==> flow/design.v <==
module EX (
    input clk,
    input rst_n,
    input en,
    input stage_ID_EX__EX_regwrite,
    input stage_ID_EX__EX_memtoreg,
    input stage_ID_EX__EX_memread,
    input stage_ID_EX__EX_memwrite,
    input stage_ID_EX__EX_alusrc,
    input [1:0] stage_ID_EX__EX_aluop,
    input stage_ID_EX__EX_regdst,
    input stage_ID_EX__EX_sys_en,
    input [31:0]stage_ID_EX__EX_rs_data,
    input [31:0]stage_ID_EX__EX_rt_data,
    input [4:0]stage_ID_EX__EX_rs_id,
    input [4:0]stage_ID_EX__EX_rt_id,
    input [4:0]stage_ID_EX__EX_rd_id,
    input [31:0]stage_ID_EX__EX_sign_ext,
    input [2:0]stage_ID_EX__EX_funct3,
    input sys__EX_done,
    output reg stage_EX_MEM__MEM_regwrite,
    output reg stage_EX_MEM__MEM_memtoreg,
    output reg stage_EX_MEM__MEM_memread,
    output reg stage_EX_MEM__MEM_memwrite,
    output reg [31:0] stage_EX_MEM__MEM_alures,
    output reg [31:0] stage_EX_MEM__MEM_store_data,
    output reg [4:0]  stage_EX_MEM__MEM_rd_id,
    output EX__HDUbr_regwrite,
    output EX__HDU_memread,
    output [4:0] EX__HDU_HDUbr_rd_id,
    output reg  EX_stall_for_sys,
    input  FU__EX_rs_wb,
    input  FU__EX_rs_mem,
    input  FU__EX_rt_wb,
    input  FU__EX_rt_mem,
    input [31:0]  WB__EX_for_help,
    input [31:0]  MEM__EX_for_help
);
localparam S0 = 0;  
localparam S1 = 1;  
wire [31:0] FMP1_out_rs;
wire [31:0] FMP1_out_rt;
wire [31:0] FMP2_out_rs;
wire [31:0] FMP2_out_rt;
wire [31:0] alu_in_rs;
wire [31:0] alu_in_rt;
reg  [31:0] alu_res;
assign FMP1_out_rs = (FU__EX_rs_wb)?WB__EX_for_help:stage_ID_EX__EX_rs_data;
assign FMP1_out_rt = (FU__EX_rt_wb)?WB__EX_for_help:stage_ID_EX__EX_rt_data;
assign FMP2_out_rs = (FU__EX_rs_mem)?MEM__EX_for_help:FMP1_out_rs;
assign FMP2_out_rt = (FU__EX_rt_mem)?MEM__EX_for_help:FMP1_out_rt;
assign alu_in_rs = FMP2_out_rs;
assign alu_in_rt = (stage_ID_EX__EX_alusrc)?stage_ID_EX__EX_sign_ext:FMP2_out_rt;
always@* begin
    case ({stage_ID_EX__EX_aluop,stage_ID_EX__EX_funct3})
        5'b00000: alu_res = alu_in_rs+alu_in_rt;
        5'b01000: alu_res = alu_in_rs+alu_in_rt;
        5'b10000: alu_res = alu_in_rs-alu_in_rt;
        5'b01001: alu_res = alu_in_rs<<alu_in_rt[4:0];
        5'b01101: alu_res = alu_in_rs>>alu_in_rt[4:0];
        5'b10101: alu_res = $signed(alu_in_rs)>>>alu_in_rt[4:0];
        5'b01100: alu_res = alu_in_rs^alu_in_rt;
        5'b01110: alu_res = alu_in_rs|alu_in_rt;
        5'b01111: alu_res = alu_in_rs&alu_in_rt;
        default: alu_res = 32'b0;   
    endcase
end
reg curr_state , next_state;
always@(posedge clk) begin
    if (!rst_n) begin
        curr_state <= 0;
    end
    else begin
        curr_state <= next_state;
    end
end
always@* begin
    next_state = curr_state;
    EX_stall_for_sys = 0;
    case(curr_state) 
        S0: begin
                if (stage_ID_EX__EX_sys_en) begin
                    next_state = S1;
                    EX_stall_for_sys = 1;
                end
        end
        S1: begin
                if(!sys__EX_done)
                    EX_stall_for_sys = 1;
                else begin
                    EX_stall_for_sys = 0;
                    next_state = S0;
                end
        end
    endcase
end
always@(posedge clk) begin
    if(!rst_n) begin
        stage_EX_MEM__MEM_regwrite <= 0;
        stage_EX_MEM__MEM_memtoreg <= 0;
        stage_EX_MEM__MEM_memread <= 0;
        stage_EX_MEM__MEM_memwrite <= 0;
        stage_EX_MEM__MEM_alures <= 0;
        stage_EX_MEM__MEM_store_data <= 0;
        stage_EX_MEM__MEM_rd_id <= 0;
    end
    else begin
        if(en) begin
            stage_EX_MEM__MEM_regwrite <= EX_stall_for_sys?0:stage_ID_EX__EX_regwrite;
            stage_EX_MEM__MEM_memtoreg <= EX_stall_for_sys?0:stage_ID_EX__EX_memtoreg;
            stage_EX_MEM__MEM_memread  <= EX_stall_for_sys?0:stage_ID_EX__EX_memread;
            stage_EX_MEM__MEM_memwrite <= EX_stall_for_sys?0:stage_ID_EX__EX_memwrite;
            stage_EX_MEM__MEM_alures   <= alu_res;
            stage_EX_MEM__MEM_store_data <= FMP2_out_rt;
            stage_EX_MEM__MEM_rd_id      <= stage_ID_EX__EX_regdst?stage_ID_EX__EX_rd_id:stage_ID_EX__EX_rt_id; 
        end
    end
end
assign EX__HDU_HDUbr_rd_id = stage_ID_EX__EX_regdst?stage_ID_EX__EX_rd_id:stage_ID_EX__EX_rt_id;
assign EX__HDU_memread = stage_ID_EX__EX_memread;
assign EX__HDUbr_regwrite = stage_ID_EX__EX_regwrite;
endmodule
* Tool chain data of EX
Tool output for the design above, in the order of the flow.
Lines are those of the file above, counted from 1.
Cell names lack the library's common part.
The mark n/a stands for no value.
- Top module :: EX
- Clock input :: clk
- Standard-cell library :: sky130hd
- Timing corner :: tt_025C_1v80

* After elaboration
Yosys after proc, flatten, opt, wreduce and memory -nomap, before mapping. Enables and synchronous resets that opt folds into registers are not counted as muxes. Memory bits, and registers merged into a memory's read port (data or address), are not among the register bits. Print and check cells are not counted. Equal cells are merged and count once.
- Add/subtract/negate cells :: 2
- Multipliers :: 0
- Divide/modulo/power cells :: 0
- Magnitude comparators :: 0
- Equal/unequal tests :: 8
- Shift operators :: 3
- Muxes and demuxes :: 14
- Bitwise operators :: 4
- Reduce/logical cells :: 2
** Operators with widths (number)
- 32-bit case mux with 8-bit select :: 1
- 32-bit 2-to-1 mux :: 5
- 32-bit adder :: 1
- 32-bit subtractor :: 1
- 32-bit AND :: 1
- 32-bit OR :: 1
- 32-bit XOR :: 1
- 32-bit by 5-bit << shifter with 32-bit output :: 1
- 32-bit by 5-bit right shift with 32-bit output :: 1
- 32-bit by 5-bit >>> shifter with 32-bit output :: 1
- 5-bit by 4-bit equality test with 1-bit output (second input constant) :: 6
- 5-bit equality test (second input constant) :: 2
- 1-bit 2-to-1 mux :: 6
- 5-bit zero test :: 1
- 5-bit 2-to-1 mux :: 1
- 2-bit OR reduction :: 1
- 1-bit case mux with 2-bit select :: 1
- 1-bit NOT :: 1
- Bits in registers :: 74
- Bits in latches :: 0
- Bits in writable memories :: 0
- Memory bits (read-only) :: 0
- Clocked read ports x word width :: 0
- Memory cells :: 0
- Input bits :: 195
- Output and inout port bits :: 81
- Word-level cells :: 41

* Logic depth
Longest topological path by Yosys (ltp), each cell counted once; first at word level (registers and memories cut), then after technology mapping (sequential cells cut; the memories' decode and read muxes count).
- Depth after elaboration :: 5
- ABC_AREA :: 0
- Depth in mapped cells :: 26
- Depth with buffers taken out :: 20

* Synthesis result
The flow's flattened synthesis, as Yosys stat reports it; memories are mapped. The netlist is that of the ABC_AREA named above (0 if unset); the other value can give another one.
- Mapped cells :: 1813
- Mapped area :: 13215.2 um^2
- Sequential area :: 1481.4 um^2
- Flip-flop cells :: 74
- Buffer cells :: 127
** Cells by type
- mux2i_1 :: number 204, area in all 2.04E+03 um^2
- dfxtp_1 :: number 74, area in all 1.48E+03 um^2
- ha_1 :: number 97, area in all 1.21E+03 um^2
- nand2_1 :: number 190, area in all 713.184 um^2
- o21ai_0 :: number 136, area in all 680.653 um^2
- a21oi_1 :: number 115, area in all 575.552 um^2
- nor2_1 :: number 142, area in all 533.011 um^2
- mux2_2 :: number 41, area in all 461.693 um^2
- xnor2_1 :: number 47, area in all 411.645 um^2
- inv_1 :: number 99, area in all 371.606 um^2
- nor2b_1 :: number 57, area in all 356.592 um^2
- o21a_1 :: number 37, area in all 277.766 um^2
- a22oi_1 :: number 36, area in all 270.259 um^2
- nand2b_1 :: number 36, area in all 225.216 um^2
- buf_6 :: number 19, area in all 213.955 um^2
- clkbuf_1 :: number 56, area in all 210.202 um^2
- o22ai_1 :: number 32, area in all 200.192 um^2
- buf_2 :: number 34, area in all 170.163 um^2
Other cell types: 68; their cells: 361.

* Worst setup path after synthesis
OpenSTA on the mapped netlist: ideal clock, no wires. The path of least setup slack (recovery checks aside). Input and output delay are each 20% of the period. Register names are those of the netlist, which keeps one name where synthesis merged equal registers.
- Kind :: input port to flip-flop
- From :: input port FU__EX_rt_wb
- To :: register stage_EX_MEM__MEM_alures[29]
- Clock period :: 5200 ps
- Input delay :: 1040 ps
- Library setup time :: 127 ps
- Time at the first pin :: 1040 ps
- Data arrival time :: 5587 ps
- Data required time :: 5073 ps
- Path slack :: -514 ps
- Delay of the path :: 4674 ps
- Stages :: 24
- Path buffers :: 5
- Synthesis period reached :: 5714 ps
"delay of the path" is the arrival time less input delay plus setup time.
"stages": output pins that drive a net of the path, with the launching flip-flop's if there is one; two outputs of one cell count as two.
"synthesis period reached" = period - worst setup slack (recovery checks aside). The figure is calculated, with input and output delays left at 20% of the set period.
Between the ends stands the longest chain of elaborated cells between them, by number of cells; it is not shown to be the way that was timed. Of several equally long chains one is given.
Each line given opens the expression or statement behind the cell; cells for indexed reads and writes are added by Yosys, which also makes memories of some case tables.
- Path through :: buf_6 mux2_2 o221ai_4 buf_6 buf_6 buf_2 buf_2 ha_1 a41oi_1 nor3_2 o311a_1 o21a_2 a31oi_1 xnor2_1 ha_1 a21oi_1 o21ai_0 a211oi_1 nand3b_1 o21ai_0 o221ai_1 nor2b_1 mux2i_1 or3_1
- Cells in the longest elaborated chain :: 5
- Elaborated cells between the ends (all ways) :: 12
- Classes of those cells :: add/sub (2); shift (3); mux (4); logic (3)
** Ends and longest elaborated chain, after synthesis
- start: declaration :: line 34 : input  FU__EX_rt_wb,
- 32-bit 2-to-1 mux :: line 49 : assign FMP1_out_rt = (FU__EX_rt_wb)?WB__EX_for_help:stage_ID_EX__EX_rt_data;
- 32-bit 2-to-1 mux :: line 51 : assign FMP2_out_rt = (FU__EX_rt_mem)?MEM__EX_for_help:FMP1_out_rt;
- 32-bit 2-to-1 mux :: line 53 : assign alu_in_rt = (stage_ID_EX__EX_alusrc)?stage_ID_EX__EX_sign_ext:FMP2_out_rt;
- 32-bit subtractor :: line 58 : 5'b10000: alu_res = alu_in_rs-alu_in_rt;
- 32-bit case mux with 8-bit select :: line 55 : case ({stage_ID_EX__EX_aluop,stage_ID_EX__EX_funct3})
- end: assignment :: line 103 : stage_EX_MEM__MEM_alures <= 0;
- end: assignment :: line 113 : stage_EX_MEM__MEM_alures   <= alu_res;
- end: declaration :: line 25 : output reg [31:0] stage_EX_MEM__MEM_alures,

* Worst path after layout
From the final timing report of run 1: the path of least setup slack in the routed layout; clock arrival at registers is part of the times.
The report prints the path's times to 10 ps; the period is as set.
- Kind :: input port to flip-flop
- From :: input port FU__EX_rt_mem
- To :: register stage_EX_MEM__MEM_alures[28]
- Clock period :: 6440 ps
- Input delay :: 1290 ps
- Library setup time :: 130 ps
- Time at the first pin :: 1290 ps
- Data arrival time :: 6590 ps
- Data required time :: 6710 ps
- Path slack :: 120 ps
- Stages :: 21
- Path buffers :: 6
Between the ends stands the longest chain of elaborated cells between them, by number of cells; it is not shown to be the way that was timed. Of several equally long chains one is given.
- Path through :: clkdlybuf4s50_1 nand2b_1 buf_2 o221ai_4 buf_4 inv_2 buf_4 buf_4 buf_4 ha_1 inv_1 fa_1 a21o_1 a221oi_4 o211ai_1 nand3_1 a31o_4 o21ai_0 or4_1 nand4_1 nand3_1
- Cells in the longest elaborated chain :: 4
- Elaborated cells between the ends (all ways) :: 11
- Classes of those cells :: add/sub (2); shift (3); mux (3); logic (3)
** Ends and longest elaborated chain, post-layout
- start: declaration :: line 35 : input  FU__EX_rt_mem,
- 32-bit 2-to-1 mux :: line 51 : assign FMP2_out_rt = (FU__EX_rt_mem)?MEM__EX_for_help:FMP1_out_rt;
- 32-bit 2-to-1 mux :: line 53 : assign alu_in_rt = (stage_ID_EX__EX_alusrc)?stage_ID_EX__EX_sign_ext:FMP2_out_rt;
- 32-bit subtractor :: line 58 : 5'b10000: alu_res = alu_in_rs-alu_in_rt;
- 32-bit case mux with 8-bit select :: line 55 : case ({stage_ID_EX__EX_aluop,stage_ID_EX__EX_funct3})
- end: assignment :: line 103 : stage_EX_MEM__MEM_alures <= 0;
- end: assignment :: line 113 : stage_EX_MEM__MEM_alures   <= alu_res;
- end: declaration :: line 25 : output reg [31:0] stage_EX_MEM__MEM_alures,

Memo
Re: implementation data of EX

EX through Yosys and OpenROAD on sky130hd: 5 stored runs, unordered, with their settings and measured results. The constraints put input and output delay at 20% of the set period each and load the outputs with 0.01 pF.
"period reached" means the clock period less the worst setup slack. The figure is calculated, with input and output delays left at 20% of the set period.
"worst path time" is the time allowed to the run's worst setup path (the clock period less input and output delay, where it has them) less its slack. Clock arrival times count: a late capture clock shortens it, a late launch clock lengthens it.
"total power of the final layout": no workload was simulated; the value follows from the tool's default switching activity.
"worst path time" is known to 10 ps.

** Run 1
- Settings :: CAP_MARGIN=0; CELL_PAD_IN_SITES_GLOBAL_PLACEMENT=1; CORE_MARGIN=3; CORE_UTILIZATION=24; GPL_TIMING_DRIVEN=0; MAX_ROUTING_LAYER=met5; PLACE_DENSITY_LB_ADDON=0.03; TNS_END_PERCENT=80; period_ns=6.44; SLEW_MARGIN=20
- Total power of the final layout :: 0.003083 W
- Period reached :: 6319 ps
- Total negative slack on setup checks :: 0 ps
- Worst hold slack in the final report :: 475 ps
- Utilization of the finished layout :: 32.7 %
- Synthesis area :: 13215.2 um^2
- Worst path time :: 5030 ps
- Class of the worst setup path :: input port to flip-flop
- Die area :: 57914.8 um^2
- Standard-cell area after layout :: 17725.8 um^2
- Setup slack of the critical path :: 121 ps

** Run 2
- Settings :: CAP_MARGIN=0; CELL_PAD_IN_SITES_DETAIL_PLACEMENT=0; CORE_UTILIZATION=45; MIN_ROUTING_LAYER=met2; PLACE_DENSITY=0.68; TNS_END_PERCENT=70; period_ns=3.76; CORE_MARGIN=2; SLEW_MARGIN=20
- Outcome :: incomplete, routing halted on GRT-0116

** Run 3
- Settings :: SETUP_SLACK_MARGIN=0.61; period_ns=5.12; CAP_MARGIN=20; CORE_MARGIN=2; CORE_UTILIZATION=40; SLEW_MARGIN=20
- Total power of the final layout :: 0.004018 W
- Period reached :: 5161 ps
- Total negative slack on setup checks :: -41 ps
- Worst hold slack in the final report :: 484 ps
- Utilization of the finished layout :: 60.5 %
- Synthesis area :: 13215.2 um^2
- Worst path time :: 4140 ps
- Class of the worst setup path :: input port to flip-flop
- Die area :: 34508.6 um^2
- Standard-cell area after layout :: 19675.1 um^2
- Setup slack of the critical path :: -41 ps

** Run 4
- Settings :: CAP_MARGIN=0; CELL_PAD_IN_SITES_DETAIL_PLACEMENT=2; CELL_PAD_IN_SITES_GLOBAL_PLACEMENT=1; CORE_MARGIN=3; CORE_UTILIZATION=24; CTS_CLUSTER_DIAMETER=183; GPL_TIMING_DRIVEN=0; MAX_ROUTING_LAYER=met5; PLACE_DENSITY_LB_ADDON=0.03; SETUP_SLACK_MARGIN=1.43; SLEW_MARGIN=0; TNS_END_PERCENT=80; period_ns=6.33
- Total power of the final layout :: 0.003403 W
- Period reached :: 5443 ps
- Total negative slack on setup checks :: 0 ps
- Worst hold slack in the final report :: 491 ps
- Utilization of the finished layout :: 35.2 %
- Synthesis area :: 13215.2 um^2
- Worst path time :: 4180 ps
- Class of the worst setup path :: input port to flip-flop
- Die area :: 57914.8 um^2
- Standard-cell area after layout :: 19039.5 um^2
- Setup slack of the critical path :: 887 ps

** Run 5
- Settings :: CAP_MARGIN=30; CORE_UTILIZATION=38; CTS_CLUSTER_SIZE=79; GPL_TIMING_DRIVEN=1; HOLD_SLACK_MARGIN=0.16; MAX_ROUTING_LAYER=met5; PLACE_DENSITY_LB_ADDON=0.03; SETUP_SLACK_MARGIN=-0.09; TNS_END_PERCENT=75; period_ns=4.73; CORE_MARGIN=2; SLEW_MARGIN=20
- Total power of the final layout :: 0.00425 W
- Period reached :: 4777 ps
- Total negative slack on setup checks :: -98 ps
- Worst hold slack in the final report :: 479 ps
- Utilization of the finished layout :: 57.1 %
- Synthesis area :: 13215.2 um^2
- Worst path time :: 3830 ps
- Class of the worst setup path :: input port to flip-flop
- Die area :: 36284.5 um^2
- Standard-cell area after layout :: 19626.3 um^2
- Setup slack of the critical path :: -47 ps
